==> flow/design.v <==
module sort_pipe #(
parameter DATA_WIDTH='d8
)(
input 				          clk,
input 				          rst_n,
input 					      client_val,
input [(8*DATA_WIDTH)-1:0]    client_data,
output reg                    client_rdy,
input 				          sort_rdy,
output reg                    sort_val,
output reg [8*DATA_WIDTH-1:0]   sort_data
);
reg [DATA_WIDTH-1 : 0] D0;
reg [DATA_WIDTH-1 : 0] D1;
reg [DATA_WIDTH-1 : 0] D2;
reg [DATA_WIDTH-1 : 0] D3;
reg [DATA_WIDTH-1 : 0] D4;
reg [DATA_WIDTH-1 : 0] D5;
reg [DATA_WIDTH-1 : 0] D6;
reg [DATA_WIDTH-1 : 0] D7;
reg [DATA_WIDTH-1:0] P0_C0_MAX;
reg [DATA_WIDTH-1:0] P0_C0_MIN;
reg [DATA_WIDTH-1:0] P0_C1_MIN;
reg [DATA_WIDTH-1:0] P0_C1_MAX;
reg [DATA_WIDTH-1:0] P0_C2_MAX;
reg [DATA_WIDTH-1:0] P0_C2_MIN;
reg [DATA_WIDTH-1:0] P0_C3_MIN;
reg [DATA_WIDTH-1:0] P0_C3_MAX;
reg [DATA_WIDTH-1:0] P1_C0_MAX;
reg [DATA_WIDTH-1:0] P1_C0_MIN;
reg [DATA_WIDTH-1:0] P1_C1_MIN;
reg [DATA_WIDTH-1:0] P1_C1_MAX;
reg [DATA_WIDTH-1:0] P1_C2_MAX;
reg [DATA_WIDTH-1:0] P1_C2_MIN;
reg [DATA_WIDTH-1:0] P1_C3_MIN;
reg [DATA_WIDTH-1:0] P1_C3_MAX;
reg [DATA_WIDTH-1:0] P2_C0_MIN;
reg [DATA_WIDTH-1:0] P2_C0_MAX;
reg [DATA_WIDTH-1:0] P2_C1_MIN;
reg [DATA_WIDTH-1:0] P2_C1_MAX;
reg [DATA_WIDTH-1:0] P3_C0_MIN;
reg [DATA_WIDTH-1:0] P3_C0_MAX;
reg [DATA_WIDTH-1:0] P3_C1_MIN;
reg [DATA_WIDTH-1:0] P3_C1_MAX;
reg [DATA_WIDTH-1:0] P3_C2_MIN;
reg [DATA_WIDTH-1:0] P3_C2_MAX;
reg [DATA_WIDTH-1:0] P3_C3_MIN;
reg [DATA_WIDTH-1:0] P3_C3_MAX;
reg [DATA_WIDTH-1:0] P4_C0_MIN;
reg [DATA_WIDTH-1:0] P4_C0_MAX;
reg [DATA_WIDTH-1:0] P4_C1_MAX;
reg [DATA_WIDTH-1:0] P4_C1_MIN;
reg [DATA_WIDTH-1:0] P4_C2_MIN;
reg [DATA_WIDTH-1:0] P4_C2_MAX;
reg [DATA_WIDTH-1:0] P4_C3_MAX;
reg [DATA_WIDTH-1:0] P4_C3_MIN;
reg [DATA_WIDTH-1:0] P5_C0_MIN;
reg [DATA_WIDTH-1:0] P5_C0_MAX;
reg [DATA_WIDTH-1:0] P5_C1_MAX;
reg [DATA_WIDTH-1:0] P5_C1_MIN;
reg [DATA_WIDTH-1:0] P5_C2_MIN;
reg [DATA_WIDTH-1:0] P5_C2_MAX;
reg [DATA_WIDTH-1:0] P5_C3_MAX;
reg [DATA_WIDTH-1:0] P5_C3_MIN;
reg [DATA_WIDTH-1:0] P2_C0_MIN_D;
reg [DATA_WIDTH-1:0] P2_C2_MIN_D;
reg [DATA_WIDTH-1:0] P2_C1_MAX_D;
reg [DATA_WIDTH-1:0] P2_C3_MAX_D;
reg [DATA_WIDTH-1:0] P4_C0_MIN_D;
reg [DATA_WIDTH-1:0] P4_C0_MAX_D;
reg [DATA_WIDTH-1:0] P4_C3_MIN_D;
reg [DATA_WIDTH-1:0] P4_C3_MAX_D;
reg [DATA_WIDTH-1:0] P5_C0_MIN_D;
reg [DATA_WIDTH-1:0] P5_C3_MAX_D;
reg [7:0] vld;
wire adv = ~vld[7] | sort_rdy;
always @(posedge clk or negedge rst_n) begin
if(~rst_n) D0 <= 'b0;
else if(adv) D0 <= client_data[DATA_WIDTH-1 : 0];
end
always @(posedge clk or negedge rst_n) begin
if(~rst_n) D1 <= 'b0;
else if(adv) D1 <=client_data[(2*DATA_WIDTH)-1 : DATA_WIDTH]; 
end
always @(posedge clk or negedge rst_n) begin
if(~rst_n) D2 <= 'b0;
else if(adv) D2 <=client_data[(3*DATA_WIDTH)-1 :(2*DATA_WIDTH)];
end 
always @(posedge clk or negedge rst_n) begin
if(~rst_n) D3 <= 'b0;
else if(adv) D3 <=client_data[(4*DATA_WIDTH)-1 :(3*DATA_WIDTH)];
end 
always @(posedge clk or negedge rst_n) begin
if(~rst_n) D4 <= 'b0;
else if(adv) D4 <=client_data[(5*DATA_WIDTH)-1 :(4*DATA_WIDTH)];
end 
always @(posedge clk or negedge rst_n) begin
if(~rst_n) D5 <= 'b0;
else if(adv) D5 <=client_data[(6*DATA_WIDTH)-1 :(5*DATA_WIDTH)];
end 
always @(posedge clk or negedge rst_n) begin
if(~rst_n) D6 <= 'b0;
else if(adv) D6 <=client_data[(7*DATA_WIDTH)-1 :(6*DATA_WIDTH)];
end 
always @(posedge clk or negedge rst_n) begin
if(~rst_n) D7 <= 'b0;
else if(adv) D7 <=client_data[(8*DATA_WIDTH)-1 :(7*DATA_WIDTH)]; 
end 
always @(posedge clk or negedge rst_n) begin
	if(~rst_n) P0_C0_MIN <= 'b0;
	else if (adv) if (D0 < D1) begin
		P0_C0_MIN <= D0;
	end
	else P0_C0_MIN <= D1;
end
always @(posedge clk or negedge rst_n) begin
	if(~rst_n) P0_C0_MAX <= 'b0;
	else if (adv) if (D0 > D1) begin
		P0_C0_MAX <= D0;
	end
	else P0_C0_MAX <= D1;
end
always @(posedge clk or negedge rst_n) begin
	if(~rst_n) P0_C1_MIN <= 'b0;
	else if (adv) if (D2 < D3) begin
		P0_C1_MIN <= D2;
	end
	else P0_C1_MIN <= D3;
end
always @(posedge clk or negedge rst_n) begin
	if(~rst_n) P0_C1_MAX <= 'b0;
	else if (adv) if (D2 > D3) begin
		P0_C1_MAX <= D2;
	end
	else P0_C1_MAX <= D3;
end
always @(posedge clk or negedge rst_n) begin
	if(~rst_n) P0_C2_MIN <= 'b0;
	else if (adv) if (D4 < D5) begin
		P0_C2_MIN <= D4;
	end
	else P0_C2_MIN <= D5;
end
always @(posedge clk or negedge rst_n) begin
	if(~rst_n) P0_C2_MAX <= 'b0;
	else if (adv) if (D4 > D5) begin
		P0_C2_MAX <= D4;
	end
	else P0_C2_MAX <= D5;
end
always @(posedge clk or negedge rst_n) begin
	if(~rst_n) P0_C3_MIN <= 'b0;
	else if (adv) if (D6 < D7) begin
		P0_C3_MIN <= D6;
	end
	else P0_C3_MIN <= D7;
end
always @(posedge clk or negedge rst_n) begin
	if(~rst_n) P0_C3_MAX <= 'b0;
	else if (adv) if (D6 > D7) begin
		P0_C3_MAX <= D6;
	end
	else P0_C3_MAX <= D7;
end
always @(posedge clk or negedge rst_n) begin
if(~rst_n) P1_C0_MIN <= 'b0;
	else if (adv) if (P0_C0_MIN < P0_C1_MIN) begin
		P1_C0_MIN <=P0_C0_MIN;
	end
	else P1_C0_MIN <= P0_C1_MIN;
end
always @(posedge clk or negedge rst_n) begin
if(~rst_n) P1_C0_MAX <= 'b0;
	else if (adv) if (P0_C0_MIN >P0_C1_MIN) begin
		P1_C0_MAX <=P0_C0_MIN;
	end
	else P1_C0_MAX <= P0_C1_MIN;
end
always @(posedge clk or negedge rst_n) begin
if(~rst_n) P1_C1_MIN <= 'b0;
	else if (adv) if (P0_C0_MAX < P0_C1_MAX) begin
		P1_C1_MIN <=P0_C0_MAX;
	end
	else P1_C1_MIN <= P0_C1_MAX;
end
always @(posedge clk or negedge rst_n) begin
if(~rst_n) P1_C1_MAX <= 'b0;
	else if (adv) if (P0_C0_MAX >P0_C1_MAX) begin
		P1_C1_MAX <=P0_C0_MAX;
	end
	else P1_C1_MAX <= P0_C1_MAX;
end
always @(posedge clk or negedge rst_n) begin
if(~rst_n) P1_C2_MIN <= 'b0;
	else if (adv) if (P0_C2_MIN < P0_C3_MIN) begin
		P1_C2_MIN <=P0_C2_MIN;
	end
	else P1_C2_MIN <= P0_C3_MIN;
end
always @(posedge clk or negedge rst_n) begin
if(~rst_n) P1_C2_MAX <= 'b0;
	else if (adv) if (P0_C2_MIN >P0_C3_MIN) begin
		P1_C2_MAX <=P0_C2_MIN;
end
	else P1_C2_MAX <= P0_C3_MIN;
end
always @(posedge clk or negedge rst_n) begin
if(~rst_n) P1_C3_MIN <= 'b0;
	else if (adv) if (P0_C2_MAX < P0_C3_MAX) begin
		P1_C3_MIN <=P0_C2_MAX;
	end
	else P1_C3_MIN <= P0_C3_MAX;
end
always @(posedge clk or negedge rst_n) begin
if(~rst_n) P1_C3_MAX <= 'b0;
	else if (adv) if (P0_C2_MAX >P0_C3_MAX) begin
		P1_C3_MAX <=P0_C2_MAX;
	end
	else P1_C3_MAX <= P0_C3_MAX;
end
always @(posedge clk or negedge rst_n) begin
if(~rst_n) P2_C0_MIN <= 'b0;
else if (adv) if(P1_C0_MAX<P1_C1_MIN)begin
       P2_C0_MIN<=P1_C0_MAX;
end
	 else P2_C0_MIN<=P1_C1_MIN;
	end
always @(posedge clk or negedge rst_n) begin  
if(~rst_n) P2_C0_MAX <= 'b0;
else if (adv) if(P1_C0_MAX>P1_C1_MIN) begin
     P2_C0_MAX<=P1_C0_MAX;
	 end
	 else P2_C0_MAX<=P1_C1_MIN;
	 end
always @(posedge clk or negedge rst_n) begin
if(~rst_n) P2_C1_MIN <= 'b0;
else if (adv) if(P1_C2_MAX<P1_C3_MIN)begin
     P2_C1_MIN<=P1_C2_MAX;
	 end
	 else P2_C1_MIN<=P1_C3_MIN;
	 end
always @(posedge clk or negedge rst_n) begin  
if(~rst_n) P2_C1_MAX <= 'b0;
else if (adv) if(P1_C2_MAX>P1_C3_MIN)begin
     P2_C1_MAX<=P1_C2_MAX;
	 end
	 else P2_C1_MAX<=P1_C3_MIN;
	 end
always @(posedge clk or negedge rst_n) begin
if(~rst_n) P3_C0_MIN <= 'b0;
else if (adv) if(P2_C0_MIN_D<P2_C2_MIN_D)begin
     P3_C0_MIN<=P2_C0_MIN_D;
	 end
	 else P3_C0_MIN<=P2_C2_MIN_D;
end
always @(posedge clk or negedge rst_n) begin
if(~rst_n) P3_C2_MIN <= 'b0;
else if (adv) if(P2_C0_MIN_D<P2_C2_MIN_D)begin
     P3_C2_MIN<=P2_C2_MIN_D;
	 end
	 else P3_C2_MIN<=P2_C0_MIN_D;
end
always @(posedge clk or negedge rst_n) begin
if(~rst_n) P3_C0_MAX <= 'b0;
else if (adv) if(P2_C0_MIN<P2_C1_MIN)begin
     P3_C0_MAX<=P2_C0_MIN;
	 end
	 else P3_C0_MAX<=P2_C1_MIN;
	 end
always @(posedge clk or negedge rst_n) begin
if(~rst_n) P3_C2_MAX <= 'b0;
else if (adv) if(P2_C0_MIN<P2_C1_MIN)begin
     P3_C2_MAX<=P2_C1_MIN;
	 end
	 else P3_C2_MAX<=P2_C0_MIN;
 end
 always @(posedge clk or negedge rst_n) begin
 if(~rst_n)P3_C1_MIN<='b0;
 else if (adv) if(P2_C0_MAX<P2_C1_MAX)begin
  P3_C1_MIN<=P2_C0_MAX;
  end
  else P3_C1_MIN<=P2_C1_MAX;
  end
   always @(posedge clk or negedge rst_n) begin
 if(~rst_n)P3_C3_MIN<='b0;
 else if (adv) if(P2_C0_MAX<P2_C1_MAX)begin
  P3_C3_MIN<=P2_C1_MAX;
  end
  else P3_C3_MIN<=P2_C0_MAX;
  end
  always @(posedge clk or negedge rst_n) begin
 if(~rst_n)P3_C1_MAX<='b0;
 else if (adv) if(P2_C1_MAX_D<P2_C3_MAX_D)begin
  P3_C1_MAX<=P2_C1_MAX_D;
  end
  else P3_C1_MAX<=P2_C3_MAX_D;
  end
   always @(posedge clk or negedge rst_n) begin
 if(~rst_n)P3_C3_MAX<='b0;
 else if (adv) if(P2_C1_MAX_D<P2_C3_MAX_D)begin
  P3_C3_MAX<=P2_C3_MAX_D;
  end
  else P3_C3_MAX<=P2_C1_MAX_D;
  end
always @(posedge clk or negedge rst_n) begin
  if(~rst_n)P4_C1_MIN<='b0;
  else if (adv) if(P3_C1_MIN>P3_C2_MIN)begin
  P4_C1_MIN<=P3_C2_MIN;
  end
  else P4_C1_MIN <=P3_C1_MIN;
  end
always @(posedge clk or negedge rst_n) begin
  if(~rst_n)P4_C2_MIN<='b0;
  else if (adv) if(P3_C1_MIN>P3_C2_MIN)begin
  P4_C2_MIN<=P3_C1_MIN;
  end
  else P4_C2_MIN <=P3_C2_MIN;
  end 
always @(posedge clk or negedge rst_n) begin
   if(~rst_n) P4_C1_MAX<='b0;
   else if (adv) if(P3_C1_MAX<P3_C2_MAX)begin
   P4_C1_MAX<=P3_C1_MAX;
   end
   else  P4_C1_MAX<=P3_C2_MAX;
   end
always @(posedge clk or negedge rst_n) begin
   if(~rst_n)P4_C2_MAX<='b0;
   else if (adv) if(P3_C1_MAX<P3_C2_MAX)begin
   P4_C2_MAX<=P3_C2_MAX;
   end
   else P4_C2_MAX<=P3_C1_MAX;
   end
always @(posedge clk or negedge rst_n) begin
   if(~rst_n)P5_C0_MAX<='b0;
   else if (adv) if(P4_C0_MAX_D>P4_C1_MIN)begin
   P5_C0_MAX<=P4_C1_MIN;
   end
   else P5_C0_MAX<=P4_C0_MAX_D;
   end
always @(posedge clk or negedge rst_n) begin
   if(~rst_n)P5_C1_MIN<='b0;
   else if (adv) if(P4_C0_MAX_D>P4_C1_MIN)begin
   P5_C1_MIN<=P4_C0_MAX_D;
   end
   else  P5_C1_MIN<=P4_C1_MIN;
end
always @(posedge clk or negedge rst_n) begin
   if(~rst_n)P5_C1_MAX<='b0;
   else if (adv) if(P4_C1_MAX>P4_C2_MIN)begin
   P5_C1_MAX<=P4_C2_MIN;
   end
   else  P5_C1_MAX<=P4_C1_MAX;
end
always @(posedge clk or negedge rst_n) begin
   if(~rst_n)P5_C2_MIN<='b0;
   else if (adv) if(P4_C1_MAX>P4_C2_MIN)begin
   P5_C2_MIN<=P4_C1_MAX;
   end
   else P5_C2_MIN<=P4_C2_MIN;
   end
always @(posedge clk or negedge rst_n) begin
   if(~rst_n)P5_C2_MAX<='b0;
   else if (adv) if(P4_C2_MAX>P4_C3_MIN_D)begin
   	P5_C2_MAX<=P4_C3_MIN_D;
   end
   else  P5_C2_MAX<=P4_C2_MAX;
end
always @(posedge clk or negedge rst_n) begin
   if(~rst_n)P5_C3_MIN<='b0;
   else if (adv) if(P4_C2_MAX>P4_C3_MIN_D)begin
   P5_C3_MIN<=P4_C2_MAX;
   end
   else P5_C3_MIN<=P4_C3_MIN_D;
   end
always @(posedge clk or negedge rst_n) begin
   if(~rst_n) begin
      P2_C0_MIN_D <= 'b0; P2_C2_MIN_D <= 'b0; P2_C1_MAX_D <= 'b0; P2_C3_MAX_D <= 'b0;
      P4_C0_MIN_D <= 'b0; P4_C0_MAX_D <= 'b0; P4_C3_MIN_D <= 'b0; P4_C3_MAX_D <= 'b0;
      P5_C0_MIN_D <= 'b0; P5_C3_MAX_D <= 'b0;
   end
   else if (adv) begin
      P2_C0_MIN_D <= P1_C0_MIN; P2_C2_MIN_D <= P1_C2_MIN; P2_C1_MAX_D <= P1_C1_MAX; P2_C3_MAX_D <= P1_C3_MAX;
      P4_C0_MIN_D <= P3_C0_MIN; P4_C0_MAX_D <= P3_C0_MAX; P4_C3_MIN_D <= P3_C3_MIN; P4_C3_MAX_D <= P3_C3_MAX;
      P5_C0_MIN_D <= P4_C0_MIN_D; P5_C3_MAX_D <= P4_C3_MAX_D;
   end
end
always @(posedge clk or negedge rst_n) begin
   if(~rst_n) vld <= 'b0;
   else if (adv) vld <= {vld[6:0], client_val};
end
always @(posedge clk or negedge rst_n) begin
   if(~rst_n) sort_data <= 64'b0;
   else if (adv)
     sort_data <= {P5_C0_MIN_D,P5_C0_MAX,P5_C1_MIN,P5_C1_MAX,P5_C2_MIN,P5_C2_MAX,P5_C3_MIN,P5_C3_MAX_D};
end
always @(*) begin
   sort_val   = vld[7];
   client_rdy = adv;
end
endmodule
==> From RTL to reports: sort_pipe <==
The steps from the RTL of sort_pipe to its reports follow in flow order.
Line numbers count from 1 in the design file above.
Library cell names are shortened.
{ "inputs": {"design": "sort_pipe", "clock": "clk", "library": "sky130hd", "lib_corner": "tt_025C_1v80"} }

==> Elaborated design <==
Counts by Yosys on the flattened word-level netlist (proc, flatten, opt, wreduce; memories kept). Register bits leave out memories and registers merged into their read ports (data or address); mux counts leave out enables and synchronous resets folded into registers. Print and check cells are left out. Cells with the same type and inputs are merged into one.
{ "classes": {"bitwise": 2, "mux": 38, "cmp": 29} }
{ "op_table": {"columns": ["cell", "n"], "rows": [
  ["two-way mux 8 bit", 38],
  ["less-than comparator 8 bit", 15],
  ["greater-than comparator 8 bit", 14],
  ["OR 1 bit", 1],
  ["NOT 1 bit", 1]
]} }
{ "bits": {"input_bits": 68, "word_cells": 127, "ff_bits": 520, "output_inout_bits": 66} }

==> Depth <==
Longest topological path by Yosys (ltp), each cell counted once; first at word level (registers and memories cut), then after technology mapping (sequential cells cut; the memories' decode and read muxes count).
{ "depth": {"word_depth": 2, "abc_area": 1, "ltp_mapped": 14, "mapped_depth_nobuf": 13} }

==> Netlist <==
Source: synth_stat.txt of the flow (Yosys; design flattened, memories mapped). It holds for the ABC_AREA given above (unset counts as 0); a run with the other value may have another netlist.
{ "types": {"columns": ["cell_type", "n", "area_total_um2"], "rows": [
  ["dfrtp_1", 520, 1.3E+04],
  ["nand2_1", 1493, 5.6E+03],
  ["nand3_1", 418, 2.09E+03],
  ["ha_1", 147, 1.84E+03],
  ["inv_1", 365, 1.37E+03],
  ["o21ai_0", 139, 695.667],
  ["buf_2", 80, 400.384],
  ["o21ai_1", 73, 365.35],
  ["nand2_2", 58, 362.848],
  ["nand3_2", 30, 300.288],
  ["buf_4", 35, 262.752],
  ["a21oi_1", 43, 215.206],
  ["nand2_4", 18, 202.694],
  ["buf_6", 14, 157.651],
  ["nand4_2", 10, 125.12],
  ["clkbuf_1", 32, 120.115],
  ["nor2_1", 31, 116.362],
  ["a21o_1", 14, 105.101]
]} }
Not listed: further types 8, cells in them 36.
{ "synth_totals": {"cells": 3556, "ff_cells": 520, "seq_area_um2": 13012.5, "buffers": 167, "area_um2": 27660.3} }

==> Worst setup path after synthesis <==
Path of least setup slack by OpenSTA after synthesis, without wires, with an ideal clock, recovery checks aside; 20% of the period is set as input and as output delay. Where synthesis merged equal registers, the netlist keeps one of their names.
{ "synth_timing": {"kind": "input -> output", "from": "input port sort_rdy", "to": "output port client_rdy", "driving_pins": 5, "arrival_time_ns": 1.213, "output_delay_ns": 0.600, "tclk_ns": 3.0, "n_path_buf": 3, "launch_ns": 0.600, "delay_ns": 0.613, "in_delay_ns": 0.600, "t_required_ns": 2.400, "path_slack_ns": 1.187, "period_less_setup_slack_ns": 1.813} }
"delay_ns" is the arrival time less input delay plus setup time.
A path that ends at an output port has no setup time.
"driving_pins" counts driving pins, that of a launching flip-flop among them; a cell with two outputs on the path counts twice.
"period_less_setup_slack_ns" = period - worst setup slack (recovery checks aside). The figure is calculated, with input and output delays left at 20% of the set period.
Between the ends stands the longest chain of elaborated cells between them, by number of cells; it is not shown to be the way that was timed. Of several equally long chains one is given.
Each line given opens the expression or statement behind the cell; cells for indexed reads and writes are added by Yosys, which also makes memories of some case tables.
{ "synth_between": {"cell_sequence": "nor2_4 inv_2 buf_4 buf_2 buf_2", "elab_chain_cells": 1, "cells_between": 1, "cone_lines": 1, "cone_classes": "1 x logic"} }
{ "synth_rtl": {"columns": ["item", "line_no", "source"], "rows": [
  ["start, declared", 9, "input sort_rdy,"],
  ["OR 1 bit", 76, "wire adv = ~vld[7] | sort_rdy;"],
  ["end, declared", 8, "output reg                    client_rdy,"]
]} }

==> Timing after layout <==
Path of least setup slack in the final report of run 1 (OpenROAD, finished layout, wires in). Where an end is a register, its clock arrival counts in the times.
{ "layout_timing": {"kind": "register -> register", "from": "register P1_C1_MIN[7]", "to": "register P2_C0_MAX[0]", "driving_pins": 10, "launch_ns": 0.66, "arrival_time_ns": 2.80, "t_required_ns": 3.24, "n_path_buf": 0, "path_slack_ns": 0.44, "tclk_ns": 2.65, "setup_time_ns": 0.06} }
Between the ends stands the longest chain of elaborated cells between them, by number of cells; it is not shown to be the way that was timed. Of several equally long chains one is given.
A register here has more assigning lines than the two given.
{ "layout_between": {"cell_sequence": "dfrtp_2 inv_1 ha_1 a21o_1 nor2_2 nand2_8 nand2_4 nand2_1 nand3_1 nand2_2", "elab_chain_cells": 2, "cells_between": 2, "cone_lines": 1, "cone_classes": "1 x compare; 1 x mux"} }
{ "layout_rtl": {"columns": ["item", "line_no", "source"], "rows": [
  ["start, declared", 31, "reg [DATA_WIDTH-1:0] P1_C1_MIN;"],
  ["start, assigned", 180, "if(~rst_n) P1_C1_MIN <= 'b0;"],
  ["start, assigned", 182, "P1_C1_MIN <=P0_C0_MAX;"],
  ["greater-than comparator 8 bit", 230, "else if (adv) if(P1_C0_MAX>P1_C1_MIN) begin"],
  ["two-way mux 8 bit", 230, null],
  ["end, assigned", 229, "if(~rst_n) P2_C0_MAX <= 'b0;"],
  ["end, assigned", 231, "P2_C0_MAX<=P1_C0_MAX;"],
  ["end, declared", 38, "reg [DATA_WIDTH-1:0] P2_C0_MAX;"]
]} }

# Flow runs of sort_pipe

Record of 5 stored runs of the RTL-to-layout flow on sort_pipe, platform sky130hd. The runs are unordered. Constraints: input delay and output delay 20% of the set period each, output load 0.01 pF.
By "achieved clock period (ns)" is meant the clock period of the run minus its worst setup slack. This is arithmetic on one report: input and output delays are still those of the set period (20% each).
"worst setup path time (ns)": the worst setup path's part of the clock period (all of it between registers, 20% less for each end at a port) less its slack. A launch clock that arrives late makes it longer, a capture clock that arrives late makes it shorter.

settings of run 1
{
  "ABC_AREA": 1,
  "CELL_PAD_IN_SITES_DETAIL_PLACEMENT": 2,
  "CELL_PAD_IN_SITES_GLOBAL_PLACEMENT": 0,
  "CORE_ASPECT_RATIO": 1.49,
  "CORE_MARGIN": 7,
  "CORE_UTILIZATION": 40,
  "CTS_CLUSTER_DIAMETER": 182,
  "CTS_CLUSTER_SIZE": 95,
  "GPL_ROUTABILITY_DRIVEN": 0,
  "MAX_ROUTING_LAYER": "met5",
  "MIN_ROUTING_LAYER": "met1",
  "PLACE_DENSITY_LB_ADDON": 0.14,
  "SETUP_SLACK_MARGIN": 0.51,
  "SLEW_MARGIN": 35,
  "period_ns": 2.65,
  "CAP_MARGIN": 20
}
report of run 1
yosys chip area after synthesis (um^2): 27660.3
finish__design__die__area: 76856.8
finish__design__instance__area__stdcell: 30401.7
finish__design__instance__utilization: 0.4447
finish__timing__setup__ws: 0.441
finish__timing__setup__tns: 0.000
finish__timing__hold__ws: 0.315
achieved clock period (ns): 2.209
worst setup path time (ns): 2.21
worst setup path kind: register -> register

settings of run 2
{
  "ABC_AREA": 1,
  "CELL_PAD_IN_SITES_DETAIL_PLACEMENT": 1,
  "CELL_PAD_IN_SITES_GLOBAL_PLACEMENT": 3,
  "CORE_ASPECT_RATIO": 1.2,
  "CORE_MARGIN": 3,
  "CORE_UTILIZATION": 58,
  "CTS_CLUSTER_DIAMETER": 21,
  "CTS_CLUSTER_SIZE": 79,
  "GPL_TIMING_DRIVEN": 0,
  "MAX_ROUTING_LAYER": "met5",
  "MIN_ROUTING_LAYER": "met2",
  "PLACE_DENSITY_LB_ADDON": 0.23,
  "SETUP_SLACK_MARGIN": 0.19,
  "SLEW_MARGIN": 35,
  "TNS_END_PERCENT": 65,
  "period_ns": 2.84,
  "CAP_MARGIN": 20
}
report of run 2: did not finish, place, FLW-0024

settings of run 3
{
  "ABC_AREA": 0,
  "CELL_PAD_IN_SITES_DETAIL_PLACEMENT": 2,
  "CELL_PAD_IN_SITES_GLOBAL_PLACEMENT": 0,
  "CORE_UTILIZATION": 42,
  "CTS_CLUSTER_DIAMETER": 370,
  "CTS_CLUSTER_SIZE": 89,
  "MIN_ROUTING_LAYER": "met1",
  "PLACE_DENSITY_LB_ADDON": 0.28,
  "SETUP_SLACK_MARGIN": -0.08,
  "TNS_END_PERCENT": 60,
  "period_ns": 4.49,
  "CAP_MARGIN": 20,
  "CORE_MARGIN": 2,
  "SLEW_MARGIN": 20
}
report of run 3
yosys chip area after synthesis (um^2): 28244.6
finish__design__die__area: 69340.1
finish__design__instance__area__stdcell: 30350.4
finish__design__instance__utilization: 0.4535
finish__timing__setup__ws: 1.105
finish__timing__setup__tns: 0.000
finish__timing__hold__ws: 0.268
achieved clock period (ns): 3.385
worst setup path time (ns): 1.59
worst setup path kind: input -> output

settings of run 4
{
  "CELL_PAD_IN_SITES_DETAIL_PLACEMENT": 0,
  "CELL_PAD_IN_SITES_GLOBAL_PLACEMENT": 3,
  "CORE_ASPECT_RATIO": 1.28,
  "CORE_MARGIN": 10,
  "CORE_UTILIZATION": 40,
  "GPL_ROUTABILITY_DRIVEN": 1,
  "HOLD_SLACK_MARGIN": -0.04,
  "MAX_ROUTING_LAYER": "met5",
  "MIN_ROUTING_LAYER": "met1",
  "PLACE_DENSITY_LB_ADDON": 0.14,
  "SETUP_SLACK_MARGIN": 0.51,
  "period_ns": 1.97,
  "CAP_MARGIN": 20,
  "SLEW_MARGIN": 20
}
report of run 4
yosys chip area after synthesis (um^2): 28244.6
finish__design__die__area: 81720.2
finish__design__instance__area__stdcell: 41456.0
finish__design__instance__utilization: 0.5906
finish__timing__setup__ws: 0.020
finish__timing__setup__tns: 0.000
finish__timing__hold__ws: 0.250
achieved clock period (ns): 1.950
worst setup path time (ns): 1.95
worst setup path kind: register -> register

settings of run 5
{
  "CORE_UTILIZATION": 40,
  "PLACE_DENSITY": 0.6,
  "SETUP_SLACK_MARGIN": 0.45,
  "period_ns": 2.5,
  "CAP_MARGIN": 20,
  "CORE_MARGIN": 2,
  "SLEW_MARGIN": 20
}
report of run 5
yosys chip area after synthesis (um^2): 28244.6
finish__design__die__area: 72754.3
finish__design__instance__area__stdcell: 33734.9
finish__design__instance__utilization: 0.4817
finish__timing__setup__ws: 0.424
finish__timing__setup__tns: 0.000
finish__timing__hold__ws: 0.403
achieved clock period (ns): 2.076
worst setup path time (ns): 2.08
worst setup path kind: register -> register
